==> flow/design.v <==
module fifo #(parameter WIDTH = 592, DEPTH = 4) (
    input  logic                 clk,
    input  logic                 rst_n,
    input  logic                 pop,
    input  logic                 push,
    input  logic [WIDTH-1:0]     write_data,
    output logic [WIDTH-1:0]     read_data,
    output logic                 fifo_full,
    output logic                 fifo_empty
);
    logic [WIDTH-1:0] buffer [0:DEPTH-1];
    logic [$clog2(DEPTH)-1:0] read_pointer, write_pointer;
    logic [$clog2(DEPTH):0]   count;
    assign fifo_empty = (count == 0);
    assign fifo_full  = (count == DEPTH);
    assign read_data = buffer[read_pointer];
    always_ff @(posedge clk or negedge rst_n) begin
        if (!rst_n)
            count <= 0;
        else if (push && !fifo_full && !(pop && !fifo_empty))
            count <= count + 1;
        else if (pop && !fifo_empty && !(push && !fifo_full))
            count <= count - 1;
    end
    always_ff @(posedge clk or negedge rst_n) begin
        if (!rst_n) begin
            write_pointer <= 0;
            for (int k = 0; k < DEPTH; k++)
                buffer[k] <= 0;
        end 
        else if (push && !fifo_full) begin
            buffer[write_pointer] <= write_data;
            if (write_pointer == DEPTH-1)
                write_pointer <= 0;          
            else
                write_pointer <= write_pointer + 1;
        end
    end
    always_ff @(posedge clk or negedge rst_n) begin
        if (!rst_n) begin
            read_pointer <= 0;
        end
        else if (pop && !fifo_empty) begin
            if (read_pointer == DEPTH-1)
                read_pointer <= 0;           
            else
                read_pointer <= read_pointer + 1;
        end
    end
endmodule
module header_parser (
	input  logic         clk,
	input  logic         rst_n,
	input  logic         beat_valid,    
	input  logic [7:0]   beat_data,
	input  logic         beat_last,     
	output logic         meta_valid,    
	output logic [367:0] metadata
	);
localparam HDR_BYTES = 48;
logic [7:0]  hdr [0:HDR_BYTES-1];
logic [15:0] byte_cnt;                      
always_ff @(posedge clk or negedge rst_n) begin
	if (!rst_n) begin
		byte_cnt <= 0;
		for (int k = 0; k < HDR_BYTES; k++)
			hdr[k] <= 0;
	end
	else if (beat_valid) begin
		if (beat_last) begin
			byte_cnt <= 0;
			for (int k = 0; k < HDR_BYTES; k++)
				hdr[k] <= 0;
		end
		else begin
			for (int k = 0; k < HDR_BYTES; k++)
				if (byte_cnt == k)
					hdr[k] <= beat_data;
			if (byte_cnt != 16'hFFFF)
				byte_cnt <= byte_cnt + 1;
		end
	end
end
logic [7:0] h [0:HDR_BYTES-1];
genvar i;
generate
	for (i = 0; i < HDR_BYTES; i++) begin : BYPASS
		assign h[i] = (beat_valid && byte_cnt == i) ? beat_data : hdr[i];
	end
endgenerate
logic [47:0]  dest_mac, src_mac;
logic [15:0]  eth_type, total_length;
logic [3:0]   version, ihl;
logic [7:0]   protocol;
logic [31:0]  src_ip, dest_ip;
logic [111:0] payload;
logic [15:0]  pkt_bytes;
logic [15:0]  csum;
logic [15:0]  flags;
assign dest_mac     = {h[0], h[1], h[2], h[3], h[4], h[5]};
assign src_mac      = {h[6], h[7], h[8], h[9], h[10], h[11]};
assign eth_type     = {h[12], h[13]};
assign version      = h[14][7:4];
assign ihl          = h[14][3:0];
assign total_length = {h[16], h[17]};
assign protocol     = h[23];
assign src_ip       = {h[26], h[27], h[28], h[29]};
assign dest_ip      = {h[30], h[31], h[32], h[33]};
generate
	for (i = 0; i < 14; i++) begin : PAY
		assign payload[8*i +: 8] = h[34+i];
	end
endgenerate
assign pkt_bytes = (byte_cnt == 16'hFFFF) ? 16'hFFFF : byte_cnt + 16'd1;
logic [19:0] word_sum;
logic [16:0] fold1;
always_comb begin
	word_sum = 0;
	for (int w = 0; w < 10; w++)
		word_sum = word_sum + {4'b0, h[14+2*w], h[15+2*w]};
end
assign fold1 = {1'b0, word_sum[15:0]} + {13'b0, word_sum[19:16]};
assign csum  = fold1[15:0] + {15'b0, fold1[16]};
logic is_ipv4, is_ipv6, is_short, csum_ok, len_ok;
assign is_ipv4  = (eth_type == 16'h0800);
assign is_ipv6  = (eth_type == 16'h86DD);
assign is_short = (pkt_bytes < HDR_BYTES);
assign csum_ok  = is_ipv4 && (version == 4'd4) && (ihl == 4'd5) && (csum == 16'hFFFF);
assign len_ok   = is_ipv4 && ({1'b0, total_length} + 17'd14 == {1'b0, pkt_bytes});
assign flags    = {11'b0, len_ok, csum_ok, is_short, is_ipv6, is_ipv4};
assign meta_valid = beat_valid && beat_last;
assign metadata   = {flags, csum, pkt_bytes, payload, dest_ip, src_ip,
                     protocol, total_length, version, ihl, eth_type,
                     src_mac, dest_mac};
endmodule
module packet_parser (
	input  logic         clk,
	input  logic         rst_n,       
	input  logic         s_tvalid,
	input  logic [7:0]   s_tdata,
	input  logic         s_tlast,
	output logic         s_tready,
	output logic         m_tvalid,
	input  logic         m_tready,
	output logic [367:0] m_tdata
	);
localparam METADATA_WIDTH = 368;
logic                      fifo_full, fifo_empty;
logic                      push;
logic [METADATA_WIDTH-1:0] write_data;
assign s_tready = !fifo_full;
header_parser parser (
	.clk        (clk),
	.rst_n      (rst_n),
	.beat_valid (s_tvalid && s_tready),
	.beat_data  (s_tdata),
	.beat_last  (s_tlast),
	.meta_valid (push),
	.metadata   (write_data)
);
fifo #(.WIDTH(METADATA_WIDTH), .DEPTH(4)) meta_fifo (
	.clk        (clk),
	.rst_n      (rst_n),
	.pop        (m_tready),
	.push       (push),
	.write_data (write_data),
	.read_data  (m_tdata),
	.fifo_full  (fifo_full),
	.fifo_empty (fifo_empty)
);
assign m_tvalid = !fifo_empty;
endmodule
From RTL to reports: packet_parser

Tool output for the design above, in the order of the flow.
Lines are those of the file above, counted from 1.
Cell names lack the library's common part.
The mark n/a stands for no value.

Design top: packet_parser
Clock port: clk
Cell library: sky130hd
Corner: tt_025C_1v80

Elaborated design

Source: Yosys, flattened and elaborated. Widths are those after wreduce. Registers that Yosys merges into a memory's read port (data or address) are not register bits. Print and check cells do not count.

Word-level cells: 458
Bits of input ports: 13
Output and inout bits: 370
Register bits after elaboration: 1835

$add $sub $neg: 18
Reductions and logical operators: 169
Muxes and demuxes: 152
$lt $le $gt $ge: 1
Equality and inequality tests: 62

Operators by type and width:

| kind                                         | count |
| parallel mux 368 bit (select 4 bit)          | 1 |
| two-way mux 8 bit                            | 144 |
| == test 16 x 5 -> 1 bit with constant B      | 16 |
| == test 16 x 6 -> 1 bit with constant B      | 16 |
| adder 20 x 16 -> 20 bit                      | 8 |
| == test 16 x 4 -> 1 bit with constant B      | 8 |
| AND reduction 2 bit                          | 53 |
| nonzero test 2 bit                           | 50 |
| == test 16 x 3 -> 1 bit with constant B      | 4 |
| logical AND 1 bit                            | 58 |
| == test 16 bit with constant B               | 3 |
| two-way mux 16 bit                           | 3 |
| adder 16 x 1 -> 16 bit with constant B       | 2 |
| == test 16 x 2 -> 1 bit with constant B      | 2 |
| adder 16 x 16 -> 17 bit                      | 1 |
| adder 16 x 4 -> 17 bit                       | 1 |
| adder 16 x 4 -> 17 bit with constant B       | 1 |
| == test 17 x 16 -> 1 bit                     | 1 |
| adder 16 x 1 -> 16 bit                       | 1 |
| == test 16 x 1 -> 1 bit with constant B      | 1 |
| == test 16 x 12 -> 1 bit with constant B     | 1 |
| inequality test 16 bit with constant B       | 1 |
| < comparator 16 x 6 -> 1 bit with constant B | 1 |
| logical NOT 16 bit                           | 1 |
| == test 2 bit with constant B                | 4 |
| == test 4 x 3 -> 1 bit with constant B       | 2 |
| two-way mux 3 bit                            | 2 |
| logical NOT 1 bit                            | 4 |

Not listed: further kinds 8, cells in them 12.

Depth

Yosys ltp: most cells in a row. Word level: on the elaborated netlist, between registers, memories and ports. Mapped: between sequential cells and ports; inverters and the memories' decode and read muxes count.

Depth in word-level cells: 18
ABC_AREA: 0
Gate-level depth with buffers: 54

Netlist

The flow's flattened synthesis, as Yosys stat reports it; memories are mapped. The netlist is that of the ABC_AREA named above (0 if unset); the other value can give another one.

Mapped cells: 8375
Buffer cells: 658
Chip area (Yosys): 84682.5 µm²
Flip-flops: 1835

Cells by type:

| cell type | count | total area (µm²) |
| dfrtp_1   | 1835  | 4.59E+04 |
| mux2i_1   | 736   | 7.37E+03 |
| o21ai_0   | 1428  | 7.15E+03 |
| nand2_1   | 1497  | 5.62E+03 |
| a222oi_1  | 357   | 3.57E+03 |
| fa_1      | 114   | 2.28E+03 |
| clkbuf_1  | 596   | 2.24E+03 |
| inv_1     | 519   | 1.95E+03 |
| o22a_1    | 220   | 1.93E+03 |
| nor2_1    | 297   | 1.11E+03 |
| a21oi_1   | 190   | 950.912 |
| ha_1      | 55    | 688.16 |
| xnor2_1   | 64    | 560.538 |
| mux2_2    | 49    | 551.779 |
| nand3_1   | 43    | 215.206 |
| xor2_1    | 23    | 201.443 |
| a21o_1    | 22    | 165.158 |
| nor3_1    | 31    | 155.149 |

Other cell types: 67; their cells: 299.
By module: a second synthesis without flattening, with its own total; a netlist apart from the flattened one above.

Cell total of the unflattened synthesis: 7483
Area (unflattened synthesis): 90319.1 µm²

Rows give one instance, submodules left out.

Modules:

| module        | cells | instances | sequential area (µm²) | area (µm²) |
| fifo          | 4868  | 1         | 37010.5               | 64607.0 |
| header_parser | 2612  | 1         | 10009.6               | 25698.4 |
| packet_parser | 3     | 1         | 0.0                   | 13.8 |

Timing after synthesis

OpenSTA on the mapped netlist: ideal clock, no wires. The path of least setup slack (recovery checks aside). Input and output delay are each 20% of the period. Register names are those of the netlist, which keeps one name where synthesis merged equal registers.

Path kind: input -> register
Start: input s_tvalid
End: register meta_fifo.buffer[1][355]
Period: 13.5 ns
Driving pins on the path: 48
Launch time at the first pin: 2.700 ns
Data arrival time: 13.941 ns
Setup slack: -0.518 ns
External input delay: 2.700 ns
Path delay: 11.318 ns
Library setup time: 0.077 ns
Synthesis period reached: 14.018 ns

"path delay" is the arrival time less input delay plus setup time.
"driving pins on the path": output pins that drive a net of the path, with the launching flip-flop's if there is one; two outputs of one cell count as two.
"synthesis period reached" is the clock period less the worst setup slack; recovery checks do not enter. This is arithmetic on one report: input and output delays are still those of the set period (20% each).
Between the ends stands the longest chain of elaborated cells between them, by number of cells; it is not shown to be the way that was timed. Of several equally long chains one is given.
Each line given opens the expression or statement behind the cell; cells for indexed reads and writes are added by Yosys, which also makes memories of some case tables.

Cell sequence: nand4_1 nor3_1 clkbuf_1 mux2i_1 fa_1 inv_1 a21o_1 maj3_1 o22ai_1 o31ai_1 a21oi_1 o21bai_1 a21o_1 a21oi_1 xor2_1 fa_1 fa_1 fa_1 (+12 left out) nor2_1 ha_1 a21oi_1 a21o_1 or4_1 clkbuf_1 nor4_1 ha_1 ha_1 o211ai_1 nor2_1 xnor2_1 or4_1 or4b_1 nor4b_1 and4_1 nand4b_2 o21ai_1
Length of the longest elaborated chain: 16
Elaborated cells on any way between the ends: 66

RTL lines, path post-synthesis:

| what                                 | RTL line | RTL |
| start, declared                      | 139      | `input logic s_tvalid,` |
| logical AND 1 bit                    | 155      | `.beat_valid (s_tvalid && s_tready),` |
| logical AND 1 bit                    | 88       | `assign h[i] = (beat_valid && byte_cnt == i) ? beat_data : hdr[i];` |
| two-way mux 8 bit                    | 88       |  |
| adder 16 x 16 -> 17 bit              | 120      | `word_sum = word_sum + {4'b0, h[14+2*w], h[15+2*w]};` |
| adder 20 x 16 -> 20 bit (8 in a row) | 120      |  |
| adder 16 x 4 -> 17 bit               | 122      | `assign fold1 = {1'b0, word_sum[15:0]} + {13'b0, word_sum[19:16]};` |
| adder 16 x 1 -> 16 bit               | 123      | `assign csum  = fold1[15:0] + {15'b0, fold1[16]};` |
| == test 16 bit                       | 128      | `assign csum_ok  = is_ipv4 && (version == 4'd4) && (ihl == 4'd5) && (csum == 16'hFFFF);` |
| logical AND 1 bit                    | 128      |  |
| end, assigned                        | 29       | `buffer[k] <= 0;` |
| end, assigned                        | 32       | `buffer[write_pointer] <= write_data;` |
| end, declared                        | 11       | `logic [WIDTH-1:0] buffer [0:DEPTH-1];` |

Path in the finished layout

Path of least setup slack in the final report of run 1 (OpenROAD, finished layout, wires in). Where an end is a register, its clock arrival counts in the times.

Path kind: register -> register
Start: register parser.byte_cnt[12]
End: register meta_fifo.buffer[3][355]
Library setup time: 0.04 ns
Setup slack: -3.45 ns
Period: 8.1 ns
Launch time at the first pin: 0.83 ns
Driving pins on the path: 48
Data arrival time: 12.34 ns

Between the ends stands the longest chain of elaborated cells between them, by number of cells; it is not shown to be the way that was timed. Of several equally long chains one is given.
A register here has more assigning lines than the two given.

Cell sequence: dfrtp_1 nor4_2 buf_4 nand4_1 nor3_4 buf_6 mux2i_4 inv_1 ha_1 a21o_1 a21o_1 maj3_2 a22oi_2 o2111ai_2 a41oi_2 buf_4 xnor2_2 fa_2 (+12 left out) a21oi_2 buf_4 xnor2_4 fa_2 nand3_2 a21o_1 or4_4 nor4_4 ha_4 ha_4 nand2_2 or3_1 or4_4 or4b_4 nor4b_4 and4_1 nand4b_4 o21ai_1
Length of the longest elaborated chain: 16
Elaborated cells on any way between the ends: 84

RTL lines, path after layout:

| what                                 | RTL line | RTL |
| start, declared                      | 62       | `logic [15:0] byte_cnt;` |
| start, assigned                      | 65       | `byte_cnt <= 0;` |
| start, assigned                      | 80       | `byte_cnt <= byte_cnt + 1;` |
| == test 16 x 5 -> 1 bit              | 88       | `assign h[i] = (beat_valid && byte_cnt == i) ? beat_data : hdr[i];` |
| logical AND 1 bit                    | 88       |  |
| two-way mux 8 bit                    | 88       |  |
| adder 16 x 16 -> 17 bit              | 120      | `word_sum = word_sum + {4'b0, h[14+2*w], h[15+2*w]};` |
| adder 20 x 16 -> 20 bit (8 in a row) | 120      |  |
| adder 16 x 4 -> 17 bit               | 122      | `assign fold1 = {1'b0, word_sum[15:0]} + {13'b0, word_sum[19:16]};` |
| adder 16 x 1 -> 16 bit               | 123      | `assign csum  = fold1[15:0] + {15'b0, fold1[16]};` |
| == test 16 bit                       | 128      | `assign csum_ok  = is_ipv4 && (version == 4'd4) && (ihl == 4'd5) && (csum == 16'hFFFF);` |
| logical AND 1 bit                    | 128      |  |
| end, assigned                        | 29       | `buffer[k] <= 0;` |
| end, assigned                        | 32       | `buffer[write_pointer] <= write_data;` |
| end, declared                        | 11       | `logic [WIDTH-1:0] buffer [0:DEPTH-1];` |

Nets of the timed path that keep an RTL name, with a line that drives or declares them; the list need not be complete.

Named nets, after layout:

| net                       | RTL line |
| meta_fifo.write_data[121] | 88 |
| meta_fifo.write_data[337] | 123 |

## Implementation results

Stored flow runs of packet_parser (3 of them; Yosys, OpenROAD, sky130hd). They differ in their settings and are not a sequence. Constraints: input delay and output delay 20% of the set period each, output load 0.01 pF.
"clock period achieved" means the clock period less the worst setup slack. The figure is calculated, with input and output delays left at 20% of the set period.
"worst setup path time" means the part of the period allowed to the worst setup path (the constraints hold back 20% at inputs and 20% at outputs) less its slack; where the path has registers, the arrival times of their clocks count too.
"power consumption" is the tool's figure for a default switching activity; nothing was simulated.
A setting shown as n/a is not set for that run.

| setting or result                      | run 1                | run 2             | run 3             |
| ABC_AREA                               | 0                    | 1                 | 1                 |
| CELL_PAD_IN_SITES_GLOBAL_PLACEMENT     | 0                    | n/a               | 0                 |
| CORE_MARGIN                            | 9                    | 5                 | 9                 |
| CORE_UTILIZATION                       | 52                   | 40                | 52                |
| CTS_CLUSTER_DIAMETER                   | 162                  | 186               | 195               |
| CTS_CLUSTER_SIZE                       | 94                   | 96                | 94                |
| HOLD_SLACK_MARGIN                      | 0.28                 | n/a               | 0.28              |
| MAX_ROUTING_LAYER                      | met4                 | met4              | met4              |
| PLACE_DENSITY                          | 0.8                  | 0.6               | 0.68              |
| TNS_END_PERCENT                        | 10                   | 50                | 10                |
| period_ns                              | 8.1                  | 13.5              | 8.1               |
| CAP_MARGIN                             | 20                   | 40                | 20                |
| SLEW_MARGIN                            | 20                   | 25                | 20                |
| GPL_ROUTABILITY_DRIVEN                 | n/a                  | 1                 | 0                 |
| GPL_TIMING_DRIVEN                      | n/a                  | n/a               | 1                 |
| mapped cell area after synthesis (µm²) | 84682.5              | 86850.8           | 86850.8           |
| die area (µm²)                         | 177700.0             | 226547.0          | 182056.0          |
| standard-cell area after layout (µm²)  | 95724.3              | 95590.4           | 97738.7           |
| post-layout utilization                | 0.594                | 0.441             | 0.59              |
| worst slack on setup checks (ns)       | -3.445               | 1.181             | -2.379            |
| setup TNS (ns)                         | -163.730             | 0.000             | -120.022          |
| worst hold slack (ns)                  | 0.496                | 0.504             | 0.516             |
| power consumption (mW)                 | 18.657               | 17.962            | 29.467            |
| clock period achieved (ns)             | 11.545               | 12.319            | 10.479            |
| worst setup path time (ns)             | 11.55                | 9.62              | 8.86              |
| worst path kind                        | register -> register | input -> register | input -> register |
